==> flow/design.v <==
`timescale 1ns / 1ps
module Debouncer #(parameter CNT_BITS = 20) (
    input clk,
    input rst,
    input signal,   
    output reg signal_state,   
    output signal_up    
);
reg signal_sync_0;  always @(posedge clk) signal_sync_0 <= rst ? 1'b0 : signal;
reg signal_sync_1;  always @(posedge clk) signal_sync_1 <= rst ? 1'b0 : signal_sync_0;
reg [CNT_BITS-1:0] signal_cnt;
wire signal_idle = (signal_state==signal_sync_1);
wire signal_cnt_max = &signal_cnt;	 
always @(posedge clk)
if(rst)
begin
    signal_cnt <= 0;
    signal_state <= 1'b0;
end
else if(signal_idle)
    signal_cnt <= 0;   
else
begin
    signal_cnt <= signal_cnt + 1'b1;   
    if(signal_cnt_max) signal_state <= ~signal_state;   
end
assign signal_up   = ~signal_idle & signal_cnt_max &  signal_state;
endmodule
`timescale 10s / 1s
module clock_divisor #(parameter DIV_MAX = 50000000, parameter DIV_BITS = 26) (
    input clk_100MHz,
    input rst,
	 input reset,
    output reg clk_1Hz 
    );
reg[DIV_BITS-1:0] contador;
reg reset_last;
always @(posedge clk_100MHz)
begin
	if (rst)
	begin
		contador = 0;
		clk_1Hz <= 0;
		reset_last = 0;
	end
	else if (reset && reset != reset_last)
	begin
		contador = 0;
		clk_1Hz <= 0;
		reset_last = reset;
	end
	else
	begin
		if(contador != DIV_MAX)	
		begin
			contador = contador + 1 ; 
		end
		else
		begin
			contador = 0;
			clk_1Hz <= ~clk_1Hz; 
		end
		reset_last = reset;
	end
end
endmodule
`timescale 1ns / 1ps
module temporizador #(parameter DIV_MAX = 50000000, parameter DIV_BITS = 26) (
	 input clk_100MHz,
	 input rst,
    input[1:0]    value,
	 input   start_timer,
    output reg  t_expired, 
	 output reg reset
    );
reg[1:0] counter;
reg counting;
reg add_one;
reg add_one_last;
reg clk_1Hz_last;
wire clk_1Hz;
clock_divisor #(.DIV_MAX(DIV_MAX), .DIV_BITS(DIV_BITS)) clk_dev(
	.clk_100MHz(clk_100MHz),
	.rst(rst),
	.clk_1Hz(clk_1Hz),
	.reset(reset)
 );
always @(posedge clk_100MHz)
begin
	if(rst)
	begin
		counter = 0;
		counting = 0;
		add_one_last = 0;
		t_expired <= 0;
		reset <= 0;
	end
	else if(counting)
	begin
		if(add_one_last != add_one)
		begin
			add_one_last = add_one;
			counter = counter + 1;
		end
		else
		begin
			counter = counter;
		end
		if(counter >= value)
		begin
			t_expired <= 1;
			counting = 0;
			reset <= 0;
			add_one_last = add_one;
		end
		else
		begin
			reset <= 1;
			counting = 1;
			t_expired <= 0;
		end
	end
	else
	begin
		add_one_last = add_one;
		t_expired <= 0;
		if(start_timer)
		begin
			counting = 1;
			reset <= 1;
			counter = 0;
		end
		else
		begin
			counting =0;
			reset <= 0;
			counter = 0;	
		end
	end	
end
always @(posedge clk_100MHz)
begin
	if(rst)
	begin
		clk_1Hz_last <= 0;
		add_one <= 0;
	end
	else
	begin
		clk_1Hz_last <= clk_1Hz;
		if(clk_1Hz && !clk_1Hz_last)
			add_one <= ~ add_one;
	end
end
endmodule
`timescale 1ns / 1ps
module FSM(
    input clk,
    input rst,
    input ok,
    input t_expired,
	 input reset,
	 input [2:0] c_type,
    output reg [2:0]ing_type,
	 output reg start_timer,
	 output reg[7:3] ingredientes,
	 output reg cobrar,
	 output reg [2:0] c_type_saved
    );
  parameter INICIO  = 4'b0000,AGUA = 4'b0010,CAFE = 4'b0100, MILK  = 4'b0110,CHOCO = 4'b1000,AZUC = 4'b1010, COBRAR_WAIT = 4'b1111;
  parameter LAGUA = 4'b0001,LCAFE = 4'b0011, LMILK  = 4'b0101,LCHOCO = 4'b0111,LAZUC = 4'b1001, COBRAR = 4'b1011;
  reg   [3:0] state;
always @ (posedge clk)
begin  
if(rst)
begin
	state <=  INICIO;
	c_type_saved <= 0;
end
else if(reset == 1'b1)
begin
	state <=  INICIO;
end
else begin	
	case(state)
		  INICIO : if (ok == 1'b1)
					  begin
						  state <= LAGUA;
						  c_type_saved <= c_type;
					  end
					  else 
						  state <= INICIO;
		  LAGUA : state <= AGUA;
		  AGUA : if (t_expired) begin
						  state <= LCAFE; end
					  else 
						  state <= AGUA;
		  LCAFE: state <= CAFE;
		  CAFE :if (t_expired)begin
						  state <= LMILK; end
					  else 
						  state <= CAFE;
		  LMILK: state <= MILK;			  
		  MILK :if (t_expired) begin
						  state <= LCHOCO; end
					  else 
						  state <= MILK;
		  LCHOCO : state <= CHOCO;
		  CHOCO : if (t_expired) begin
						  state <= LAZUC; end
					  else 
						  state <= CHOCO;
		  LAZUC: state <= AZUC;
		  AZUC : if (t_expired) begin
						  state <= COBRAR; end
					  else 
						  state <= AZUC;
		  COBRAR: begin
					c_type_saved <= 0;
					state <= COBRAR_WAIT;
					end
		  COBRAR_WAIT: begin
					c_type_saved <= 0;
					state <= INICIO;
					end
		  default : state <= INICIO;
		 endcase
 end
end
always @(state) 
     begin
	  case(state)
      INICIO : begin
			ing_type =  3'b000;
			start_timer =  1'b0;
			ingredientes =  5'b00000;
			cobrar = 0;
               end
		LAGUA : begin
			 ing_type =  3'b001;
			 start_timer =  1'b0;
			 ingredientes =  5'b10000;
			 cobrar = 0;
             end
      AGUA : begin
			 ing_type =  3'b001;
			 start_timer =  1'b1;
			 ingredientes =  5'b10000;
			 cobrar = 0;
             end
		LCAFE : begin
             ing_type =  3'b010;
	          start_timer =  1'b0;
	          ingredientes =  5'b01000;
		       cobrar = 0;
             end
      CAFE : begin
             ing_type =  3'b010;
	          start_timer =  1'b1;
	          ingredientes =  5'b01000;
			    cobrar = 0;
             end
		LMILK: begin
             ing_type =  3'b011;
	          start_timer =  1'b0;
	          ingredientes =  5'b00100;
			    cobrar = 0;
             end		 
	   MILK: begin
             ing_type =  3'b011;
	          start_timer =  1'b1;
	          ingredientes =  5'b00100;
			    cobrar = 0;
             end
		LCHOCO : begin
				ing_type =  3'b100;
				start_timer =  1'b0;
				ingredientes =  5'b00010;
			   cobrar = 0;
				end
      CHOCO : begin
				ing_type =  3'b100;
				start_timer =  1'b1;
				ingredientes =  5'b00010;
			   cobrar = 0;
				end
		LAZUC : begin
			ing_type =  3'b101;
			start_timer=  1'b0;
			ingredientes=  5'b00001;
			cobrar = 0;
			end
      AZUC : begin
			ing_type =  3'b101;
			start_timer=  1'b1;
			ingredientes=  5'b00001;
			cobrar = 0;
			end
		COBRAR : begin
			ing_type =  3'b000;
			start_timer=  1'b0;
			ingredientes=  5'b00000;
			cobrar = 1;
			end
		COBRAR_WAIT : begin
			ing_type =  3'b000;
			start_timer=  1'b0;
			ingredientes=  5'b00000;
			cobrar = 0;
			end
     default : begin
					ing_type =  3'b000;
					start_timer=  1'b0;
               ingredientes =  5'b00000;
					cobrar = 0;
               end
    endcase
   end
 endmodule  
`timescale 1ns / 1ps
module Comparador(
	 input clk,
	 input rst,
    input [3:0] dinero,
    input [2:0] c_type,
    output reg ok,
    output reg [3:0] cambio
    );
reg [3:0] precio;
always @ (posedge clk)
begin
	case(c_type)
		3'b001: precio = 3;
		3'b010: precio = 4;
		3'b011: precio = 5;
		3'b100: precio = 7;
		default: precio = 0;	
	endcase
	if (rst)
	begin
		ok <= 0;
		cambio <= 0;
	end
	else if (precio !=0)
	begin
		if(dinero >= precio)
		begin
			ok <= 1;
			cambio  <= dinero - precio;
		end
      else
		begin
			ok <= 0;
			cambio <= 0;
		end
	end
	else
	begin
		ok <= 0;
		cambio <= 0;
	end
end
endmodule
`timescale 1ns / 1ps
module Contador(
	 input clk,
	 input rst,
    input one,
    input five,
    input reset,
    output reg [3:0] total
    );
	always @(posedge clk)
		if (rst || reset) total <= 0 ;
		else 
		begin
			if (one) total <= total + 1 ;
			if (five) total <= total + 5 ;
		end
endmodule
`timescale 1ns / 1ps
module SelectBebida(
    input [3:0] switches,
    output reg [2:0] c_type
    );
always @(*)
begin
	case (switches)
			4'b0001 : c_type = 3'b001;
			4'b0010 : c_type = 3'b010;
			4'b0100 : c_type = 3'b011;
			4'b1000 : c_type = 3'b100;
			default : c_type = 3'b000;
	endcase
end
endmodule
`timescale 1ns / 1ps
module TimeSelector(
    input [2:0] c_type,
    input [2:0] ing_type,
    output reg [1:0] t_value
    );
always @(*)
begin
		if (c_type == 3'b001)
			case(ing_type)
				3'b001: t_value = 2;
				3'b010: t_value = 3;
				3'b011: t_value = 0;
				3'b100: t_value = 0;
				3'b101: t_value = 1;
				default: t_value = 0;
			endcase
		else if (c_type == 3'b010)
			case(ing_type)
				3'b001: t_value = 2;
				3'b010: t_value = 2;
				3'b011: t_value = 1;
				3'b100: t_value = 0;
				3'b101: t_value = 1;
				default: t_value = 0;
			endcase
		else if (c_type == 3'b011)
			case(ing_type)
				3'b001: t_value = 2;
				3'b010: t_value = 1;
				3'b011: t_value = 2;
				3'b100: t_value = 0;
				3'b101: t_value = 1;
				default: t_value = 0;
			endcase
		else if (c_type == 3'b100)
			case(ing_type)
				3'b001: t_value = 1;
				3'b010: t_value = 1;
				3'b011: t_value = 1;
				3'b100: t_value = 2;
				3'b101: t_value = 1;
				default: t_value = 0;
			endcase
		else
			t_value = 0;	
end
endmodule
`timescale 1ns / 1ps
module binto7seg(
	 input clk,
	 input rst,
    input  [3:0] binary,
    output reg [6:0] seg
    );
always @(posedge clk)
if (rst)
seg <= 7'b1000000;
else
case (binary)
4'b0000 :       
seg <= 7'b1000000;
4'b0001 :    	 
seg <= 7'b1111001;
4'b0010 :  		 
seg <= 7'b0100100; 
4'b0011 : 		 
seg <= 7'b0110000;
4'b0100 :		 
seg <= 7'b0011001;
4'b0101 :		 
seg <= 7'b0010010;  
4'b0110 :		 
seg <= 7'b0000010;
4'b0111 :		 
seg <= 7'b1111000;
4'b1000 :     	 
seg <= 7'b0000000;
4'b1001 :    	 
seg <= 7'b0010000;
4'b1010 :  		 
seg <= 7'b0001000; 
4'b1011 : 		 
seg <= 7'b0000011;
4'b1100 :		 
seg <= 7'b1000110;
4'b1101 :		 
seg <= 7'b0100001;
4'b1110 :		 
seg <= 7'b0000110;
4'b1111 :		 
seg <= 7'b0001110;
endcase
endmodule
`timescale 1ns / 1ps
module deco(
	 input clk,
	 input rst,
    input [1:0] in,
    output reg [3:0] out
    );
always@(posedge clk)
begin
	if (rst)
	  out <= 4'b1111;
	else
	case (in)
	  2'b00 : out <= 4'b1110;
	  2'b01 : out <= 4'b1101;
	  2'b10 : out <= 4'b1011;
	  2'b11 : out <= 4'b0111;
	  default : out <= 0;
	endcase
end
endmodule
`timescale 1ns / 1ps
module seven_segment #(parameter SEG_BITS = 17) (
	 input clk,
	 input rst,
    input [3:0] in,
    output [6:0] seg,
    output [3:0] an
  );
reg [SEG_BITS-1:0] contador; 
reg [1:0] an_select;
reg [3:0] x;
reg [3:0] unidades;
reg decenas;
binto7seg toseg (
		.clk(clk),
		.rst(rst),
		.binary(x),
		.seg(seg)
);
deco deco (
		.clk(clk),
		.rst(rst),
		.in(an_select),
		.out(an)
);
always @(posedge clk)
if (rst)
begin
contador <= 0;
an_select <= 0;
x <= 0;
unidades <= 0;
decenas <= 0;
end
else
begin
contador <= contador + 1; 
if(&contador)
 begin
	if (in > 9)
	begin
		decenas <= 1;
		unidades <= in - 10;
	end
	else
	begin
		decenas <= 0;
		unidades <= in;
	end
	contador <= 0;
	an_select <= an_select + 1;
	case (an_select)
			2'b01 : x <= unidades;
			2'b10 : x <= decenas;
			2'b11 : x <= 0;
			2'b00 : x <= 0;
			default : x <= 0;
	endcase
 end
end
endmodule
`timescale 1ns / 1ps
module main(
    input clk,
    input rst,
    input btnl,
	 input btnd,
	 input btnr,
	 input btnp,
	 input [3:0] speed,
    output [7:0] led,
	 output [6:0] seg,
	 output [3:0] an
    );
localparam DB_BITS  = 10;    
localparam DIV_MAX  = 2999;  
localparam DIV_BITS = 12;
localparam SEG_BITS = 10;    
wire [3:0] bebida;
wire [3:0] total;
wire [3:0] cambio;
reg [3:0] display;
wire reset_wire; 
wire reset_contador_wire;
wire cobrar_wire;
wire cancel_wire; 
wire hundred_wire; 
wire five_hundred_wire;
wire [2:0] c_type;
wire [2:0] c_type_saved;
wire t_expired;
wire [2:0] ing_type;
wire [1:0] t_value;
wire on_temp;
wire start_timer;
wire ok;
assign led[1:0] = 2'b00;
Debouncer #(.CNT_BITS(DB_BITS)) coffee(
	.clk(clk),
	.rst(rst),
	.signal(speed[0]),
	.signal_state(bebida[0])
);
Debouncer #(.CNT_BITS(DB_BITS)) coffee_milk(
	.clk(clk),
	.rst(rst),
	.signal(speed[1]),
	.signal_state(bebida[1])
);
Debouncer #(.CNT_BITS(DB_BITS)) cappuc(
	.clk(clk),
	.rst(rst),
	.signal(speed[2]),
	.signal_state(bebida[2])
);
Debouncer #(.CNT_BITS(DB_BITS)) mocca(
	.clk(clk),
	.rst(rst),
	.signal(speed[3]),
	.signal_state(bebida[3])
);
Debouncer #(.CNT_BITS(DB_BITS)) cancel(
		.clk(clk),
	.rst(rst),
		.signal(btnd),
		.signal_state(cancel_wire)
);
Debouncer #(.CNT_BITS(DB_BITS)) reset(
		.clk(clk),
	.rst(rst),
		.signal(btnp),
		.signal_state(reset_wire)
);
Debouncer #(.CNT_BITS(DB_BITS)) hundred_coin(
		.clk(clk),
	.rst(rst),
		.signal(btnl),
		.signal_up(hundred_wire)
);
Debouncer #(.CNT_BITS(DB_BITS)) five_hundred_coin(
		.clk(clk),
	.rst(rst),
		.signal(btnr),
		.signal_up(five_hundred_wire)
);
SelectBebida selector(
	.switches(bebida),
	.c_type(c_type)
);
seven_segment #(.SEG_BITS(SEG_BITS)) seven_seg(
		.clk(clk),
	.rst(rst),
		.in(display),
		.seg(seg),
		.an(an)
);
Comparador comparador (
	.clk(clk),
	.rst(rst),
	.dinero(total),
	.c_type(c_type),
	.cambio(cambio),
	.ok(ok)
);
assign reset_contador_wire = cancel_wire||cobrar_wire;
Contador monedero(
		.clk(clk),
	.rst(rst),
		.one(hundred_wire),
		.five(five_hundred_wire),
		.reset(reset_contador_wire),
		.total(total)
);
temporizador #(.DIV_MAX(DIV_MAX), .DIV_BITS(DIV_BITS)) temp(
	.clk_100MHz(clk),
	.rst(rst),
	.value(t_value),
	.start_timer(start_timer),
	.t_expired(t_expired),	
	.reset(on_temp)
);
clock_divisor #(.DIV_MAX(DIV_MAX), .DIV_BITS(DIV_BITS)) clk_1Hz(
	.clk_100MHz(clk),
	.rst(rst),
	.clk_1Hz(led[2]),
	.reset(on_temp)
 );
TimeSelector time_select(
	.c_type(c_type_saved),
	.ing_type(ing_type),
	.t_value(t_value)
 );
FSM fsm(
		.clk(clk),
	.rst(rst),
		.ok(ok),
		.c_type(c_type),
		.t_expired(t_expired),
		.reset(reset_wire),
		.ing_type(ing_type),
		.start_timer(start_timer),
		.ingredientes(led[7:3]),
		.cobrar(cobrar_wire),
		.c_type_saved(c_type_saved)
    );
always@(posedge clk)
begin
	if(rst)
		display <= 0;
	else if(cambio !=0)
		display <= cambio;
	else
		display <= total;
end
endmodule
**Step by step through the tools: main**

Tool output for the design above before and after an edit, in the order of the flow.
"original" refers to lines of the RTL above, "edited" to lines of the edited file.
"difference": "edited" minus "original" as printed here. "rel. change": 100 x difference / "original".
Cell names lack the library's common part.
Not given: n/a

- Top module: main
- Clock: clk
- Library: sky130hd
- Library corner: tt_025C_1v80

**The edit**

Unified diff, file above to edited file.
This change comes from a script, not from a designer. The edited design behaves differently; no optimisation was intended.

```diff
@@ -8,5 +8,5 @@
 );
 reg signal_sync_0;  always @(posedge clk) signal_sync_0 <= rst ? 1'b0 : signal;
-reg signal_sync_1;  always @(posedge clk) signal_sync_1 <= rst ? 1'b0 : signal_sync_0;
+reg signal_sync_1;  always @(*) signal_sync_1 = rst ? 1'b0 : signal_sync_0;
 reg [CNT_BITS-1:0] signal_cnt;
 wire signal_idle = (signal_state==signal_sync_1);
```

**Word-level counts**

Source: Yosys, flattened and elaborated, memories not mapped. Widths are those after wreduce. Print and check cells do not count.
Memory sizes are those after Yosys's memory passes, which may raise the word count (mostly to a power of two), join words into wider ones and drop unused or constant bits.

Word-level totals:

| item | original | edited | difference | rel. change (%) |
|---|---|---|---|---|
| clocked read ports x word width | 17 | 17 | 0 | 0.00 |
| bits in registers | 183 | 175 | -8 | -4.37 |
| bits in read-only memories | 272 | 272 | 0 | 0.00 |
| memories | 2 | 2 | 0 | 0.00 |
| input bits | 10 | 10 | 0 | 0.00 |
| output and inout bits | 19 | 19 | 0 | 0.00 |

Operators by class:

| item | original | edited | difference | rel. change (%) |
|---|---|---|---|---|
| equal/unequal tests | 46 | 46 | 0 | 0.00 |
| multiplexer cells | 38 | 46 | +8 | +21.05 |
| bitwise logic cells | 28 | 28 | 0 | 0.00 |
| magnitude comparators | 3 | 3 | 0 | 0.00 |
| reductions and logical operators | 46 | 46 | 0 | 0.00 |
| add/subtract/negate cells | 17 | 17 | 0 | 0.00 |

Memory list:

| item | original | edited |
|---|---|---|
| words x width with read and write ports | 16 x 10 bit 1R0W; 16 x 7 bit 1R0W | 16 x 10 bit 1R0W; 16 x 7 bit 1R0W |

Operators with widths:

| operator | original | edited | difference | rel. change (%) |
|---|---|---|---|---|
| 2-to-1 mux 1 bit | 15 | 23 | +8 | +53.33 |

Unchanged operator kinds not shown: 49.

**Longest topological paths**

Yosys ltp: most cells in a row. Word level: on the elaborated netlist, between registers, memories and ports. Mapped: between sequential cells and ports; inverters and the memories' decode and read muxes count.

Depth:

| item | original | edited | difference | rel. change (%) |
|---|---|---|---|---|
| depth in word-level cells | 10 | 10 | 0 | 0.00 |
| ABC_AREA | 0 | 0 | n/a | n/a |
| mapped depth | 11 | 12 | +1 | +9.09 |

**Mapped cells and area**

Source: synth_stat.txt of the flow (Yosys; design flattened, memories mapped). It holds for the ABC_AREA given above (unset counts as 0); a run with the other value may have another netlist.

Mapped netlist:

| item | original | edited | difference | rel. change (%) |
|---|---|---|---|---|
| buffer cells | 29 | 35 | +6 | +20.69 |
| cell area after synthesis (um2) | 8,520.7 | 8,285.4 | -235.3 | -2.76 |
| flip-flops | 201 | 193 | -8 | -3.98 |
| cells in the netlist | 942 | 921 | -21 | -2.23 |
| sequential area (um2) | 4,023.9 | 3,863.7 | -160.2 | -3.98 |

Cell types:

| cell type | original | edited | difference | rel. change (%) |
|---|---|---|---|---|
| nor2_1 | 134 | 158 | +24 | +17.91 |
| a21oi_1 | 47 | 31 | -16 | -34.04 |
| nand2_1 | 65 | 50 | -15 | -23.08 |
| xor2_1 | 54 | 67 | +13 | +24.07 |
| nand2b_1 | 7 | 20 | +13 | +185.71 |
| and3_1 | 27 | 15 | -12 | -44.44 |
| nand3_1 | 46 | 56 | +10 | +21.74 |
| nor2_2 | 0 | 10 | +10 | n/a |
| nor2b_1 | 26 | 17 | -9 | -34.62 |
| dfxtp_1 | 201 | 193 | -8 | -3.98 |
| or3_1 | 14 | 6 | -8 | -57.14 |
| mux2i_1 | 3 | 11 | +8 | +266.67 |
| nor3_1 | 26 | 20 | -6 | -23.08 |
| nor4_1 | 8 | 2 | -6 | -75.00 |
| o21a_1 | 6 | 0 | -6 | -100.00 |
| xnor2_1 | 48 | 44 | -4 | -8.33 |
| o21ai_0 | 29 | 25 | -4 | -13.79 |
| nand4_1 | 17 | 13 | -4 | -23.53 |

Unchanged cell types not shown: 11.
The list need not be complete.
By module: a second synthesis without flattening, with its own total; a netlist apart from the flattened one above.

Second synthesis, totals:

| item | original | edited | difference | rel. change (%) |
|---|---|---|---|---|
| cell total of the unflattened synthesis | 987 | 971 | -16 | -1.62 |
| area (unflattened synthesis) (um2) | 9,180.1 | 8,969.9 | -210.2 | -2.29 |

Each row is one instance without its submodules.

By module, original:

| module | sequential area (um2) | times used | area (um2) | cells |
|---|---|---|---|---|
| Debouncer (CNT_BITS=10) | 260.2 | 8 | 534.3 | 58 |
| clock_divisor | 280.3 | 2 | 613.1 | 66 |
| seven_segment (SEG_BITS=10) | 420.4 | 1 | 1,032.2 | 113 |
| FSM | 340.3 | 1 | 937.1 | 103 |
| binto7seg | 140.1 | 1 | 451.7 | 44 |
| Comparador | 100.1 | 1 | 307.8 | 31 |
| temporizador | 140.1 | 1 | 306.5 | 31 |
| Contador | 80.1 | 1 | 188.9 | 18 |
| main | 80.1 | 1 | 180.2 | 20 |
| TimeSelector | 0.0 | 1 | 127.6 | 18 |
| deco | 80.1 | 1 | 111.4 | 8 |
| SelectBebida | 0.0 | 1 | 36.3 | 5 |

By module, edited:

| module | sequential area (um2) | times used | area (um2) | cells |
|---|---|---|---|---|
| Debouncer (CNT_BITS=10) | 240.2 | 8 | 508.0 | 56 |
| clock_divisor | 280.3 | 2 | 613.1 | 66 |
| seven_segment (SEG_BITS=10) | 420.4 | 1 | 1,032.2 | 113 |
| FSM | 340.3 | 1 | 937.1 | 103 |
| binto7seg | 140.1 | 1 | 451.7 | 44 |
| Comparador | 100.1 | 1 | 307.8 | 31 |
| temporizador | 140.1 | 1 | 306.5 | 31 |
| Contador | 80.1 | 1 | 188.9 | 18 |
| main | 80.1 | 1 | 180.2 | 20 |
| TimeSelector | 0.0 | 1 | 127.6 | 18 |
| deco | 80.1 | 1 | 111.4 | 8 |
| SelectBebida | 0.0 | 1 | 36.3 | 5 |

**Timing after synthesis**

Source: OpenSTA report_checks on the synthesized netlist (no wires, ideal clock, input and output delay 20% of the period each), path of least setup slack; recovery checks are left aside. Register names are those of the netlist, which keeps one name where synthesis merged equal registers.

Timing path post-synthesis:

| item | original | edited | difference | rel. change (%) |
|---|---|---|---|---|
| kind | input-to-reg | input-to-reg | n/a | n/a |
| start point | input rst | input rst | n/a | n/a |
| end point | register (name not given) | register (name not given) | n/a | n/a |
| path buffers | 1 | 2 | +1 | +100.00 |
| driving pins on the path | 10 | 12 | +2 | +20.00 |
| library setup time (ns) | 0.115 | 0.115 | 0.000 | n/a |
| path delay (ns) | 1.831 | 2.115 | +0.284 | +15.51 |
| clock period (ns) | 10.0 | 10.0 | 0.0 | 0.00 |
| arrival time (ns) | 3.716 | 4.000 | +0.284 | +7.64 |
| path slack (ns) | 6.170 | 5.885 | -0.285 | n/a |
| time at the first pin (ns) | 2.000 | 2.000 | 0.000 | 0.00 |
| synthesis period reached (ns) | 3.83 | 4.115 | +0.285 | +7.44 |

"path delay" is the arrival time less input delay plus setup time.
"driving pins on the path" counts driving pins, that of a launching flip-flop among them; a cell with two outputs on the path counts twice.
"synthesis period reached" is the clock period less the worst setup slack; recovery checks do not enter. This is arithmetic on one report: input and output delays are still those of the set period (20% each).
The rows between start and end are the longest chain of elaborated cells between them; the timing report does not say that the signal goes this way. Where chains are equally long, one stands for them.
A line is the first line of the expression or statement that the cell stems from. Yosys adds cells for indexed reads and writes and turns some case tables into memories.

Between the ends, post-synthesis, original:
- Cells stage by stage: clkbuf_1 or2_2 a21oi_1 o21a_1 o21a_1 ha_1 and3b_1 o21ai_0 a21oi_1 o21a_1
- Length of the longest elaborated chain: 2

Ends and longest elaborated chain, post-synthesis, original:

| item | line | RTL |
|---|---|---|
| from (decl) | 576 | `input rst,` |
| OR reduction 2 bit | n/a |  |
| 2-to-1 mux 4 bit | n/a |  |

Between the ends, post-synthesis, edited:
- Cells stage by stage: buf_2 or2_2 clkbuf_1 a21oi_1 o21ai_0 a21oi_1 inv_1 ha_1 mux2_2 a22oi_1 o21ai_0 and2_1
- Length of the longest elaborated chain: 2

Ends and longest elaborated chain, post-synthesis, edited:

| item | line | RTL |
|---|---|---|
| from (decl) | 576 | `input rst,` |
| OR reduction 2 bit | n/a |  |
| 2-to-1 mux 4 bit | n/a |  |

**Worst path after layout**

From the final timing report of the runs of pair 1: the path of least setup slack in the routed layout; clock arrival at registers is part of the times.

Timing path post-layout:

| item | original | edited | difference | rel. change (%) |
|---|---|---|---|---|
| kind | reg-to-reg | input-to-reg | n/a | n/a |
| start point | register mocca.signal_state | input rst | n/a | n/a |
| end point | register comparador.cambio[2] | register (name not given) | n/a | n/a |
| path slack (ns) | 1.50 | 1.47 | -0.03 | n/a |
| driving pins on the path | 9 | 11 | +2 | +22.22 |
| path buffers | 0 | 1 | +1 | n/a |
| library setup time (ns) | 0.12 | 0.10 | -0.02 | n/a |
| time at the first pin (ns) | 0.48 | 0.81 | +0.33 | +68.75 |
| clock period (ns) | 4.05 | 4.05 | 0.00 | 0.00 |
| arrival time (ns) | 2.91 | 2.90 | -0.01 | -0.34 |

The rows between start and end are the longest chain of elaborated cells between them; the timing report does not say that the signal goes this way. Where chains are equally long, one stands for them.
At most two assigning lines are given for a register; there are more.

Between the ends, post-layout, original:
- Cells stage by stage: dfxtp_1 inv_1 nor4_1 nor2_1 fa_1 a21o_1 a211o_1 o211ai_1 nor2_1
- Length of the longest elaborated chain: 7

Ends and longest elaborated chain, post-layout, original:

| item | line | RTL |
|---|---|---|
| from (decl) | 6 | `output reg signal_state,` |
| from (assign) | 18 | `signal_state <= 1'b0;` |
| from (assign) | 25 | `if(signal_cnt_max) signal_state <= ~signal_state;` |
| equality test 4 bit | 388 | `case (switches)` |
| case mux 3 bit (select 4 bit) | 388 |  |
| equality test 3 bit | 332 | `case(c_type)` |
| case mux 3 bit (select 4 bit) | 332 |  |
| greater-or-equal comparator 4 x 3 -> 1 bit | 346 | `if(dinero >= precio)` |
| inverter 1 bit | n/a |  |
| OR reduction 3 bit | n/a |  |
| to (assign) | 342 | `cambio <= 0;` |
| to (assign) | 349 | `cambio <= dinero - precio;` |
| to (decl) | 327 | `output reg [3:0] cambio` |

Between the ends, post-layout, edited:
- Cells stage by stage: buf_2 or2_2 a21oi_1 o21ai_0 a21oi_1 inv_1 ha_1 mux2_2 a22oi_1 o21ai_0 and2_1
- Length of the longest elaborated chain: 2

Ends and longest elaborated chain, post-layout, edited:

| item | line | RTL |
|---|---|---|
| from (decl) | 576 | `input rst,` |
| OR reduction 2 bit | n/a |  |
| 2-to-1 mux 4 bit | n/a |  |

**Flow runs**

Runs of the flow (Yosys, OpenROAD) on both versions; the two runs of a pair have the same settings. The constraints put input and output delay at 20% of the set period each and load the outputs with 0.01 pF.

Settings, pair 1:
- CORE_UTILIZATION: 40
- period_ns: 4.05
- CAP_MARGIN: 20
- CORE_MARGIN: 2
- SLEW_MARGIN: 20

Measured results, pair 1:

| item | original | edited | difference | rel. change (%) |
|---|---|---|---|---|
| worst setup slack after layout (ns) | 1.503 | 1.474 | -0.029 | n/a |
| standard-cell area after routing (um2) | 9,764.4 | 9,281.4 | -483.0 | -4.95 |
| summed negative setup slack (ns) | 0.000 | 0.000 | 0.000 | n/a |
| mapped cell area after synthesis (um2) | 8,520.7 | 8,285.4 | -235.3 | -2.76 |
| die area (um2) | 22,485.0 | 21,880.3 | -604.7 | -2.69 |
| post-route utilization (%) | 46.6 | 45.7 | -0.9 | n/a |
| lowest hold slack (ns) | 0.429 | 0.438 | +0.009 | n/a |
| total power after layout (uW) | 4,106 | 3,587 | -519 | -12.64 |
| clock period reached (ns) | 2.547 | 2.576 | +0.029 | +1.14 |

Settings, pair 2:
- ABC_AREA: 0
- CAP_MARGIN: 30
- CELL_PAD_IN_SITES_GLOBAL_PLACEMENT: 0
- CORE_ASPECT_RATIO: 0.55
- CORE_UTILIZATION: 41
- MAX_ROUTING_LAYER: met4
- PLACE_DENSITY_LB_ADDON: 0.19
- SLEW_MARGIN: 0
- period_ns: 5.55
- CORE_MARGIN: 2

Measured results, pair 2:

| item | original | edited | difference | rel. change (%) |
|---|---|---|---|---|
| worst setup slack after layout (ns) | 2.775 | 2.404 | -0.371 | n/a |
| standard-cell area after routing (um2) | 9,703.1 | 9,397.8 | -305.3 | -3.15 |
| summed negative setup slack (ns) | 0.000 | 0.000 | 0.000 | n/a |
| mapped cell area after synthesis (um2) | 8,520.7 | 8,285.4 | -235.3 | -2.76 |
| die area (um2) | 22,002.9 | 21,412.8 | -590.1 | -2.68 |
| post-route utilization (%) | 47.2 | 47.5 | +0.3 | n/a |
| lowest hold slack (ns) | 0.435 | 0.445 | +0.010 | n/a |
| total power after layout (uW) | 2,906 | 2,874 | -32 | -1.10 |
| clock period reached (ns) | 2.775 | 3.146 | +0.371 | +13.37 |

By "clock period reached" is meant the clock period of the run minus its worst setup slack. This is arithmetic on one report: input and output delays are still those of the set period (20% each).
By "total power after layout" is meant OpenSTA's value without simulated activity: inputs other than the clock are taken to toggle once in ten clock periods, and the tool carries that through the logic.
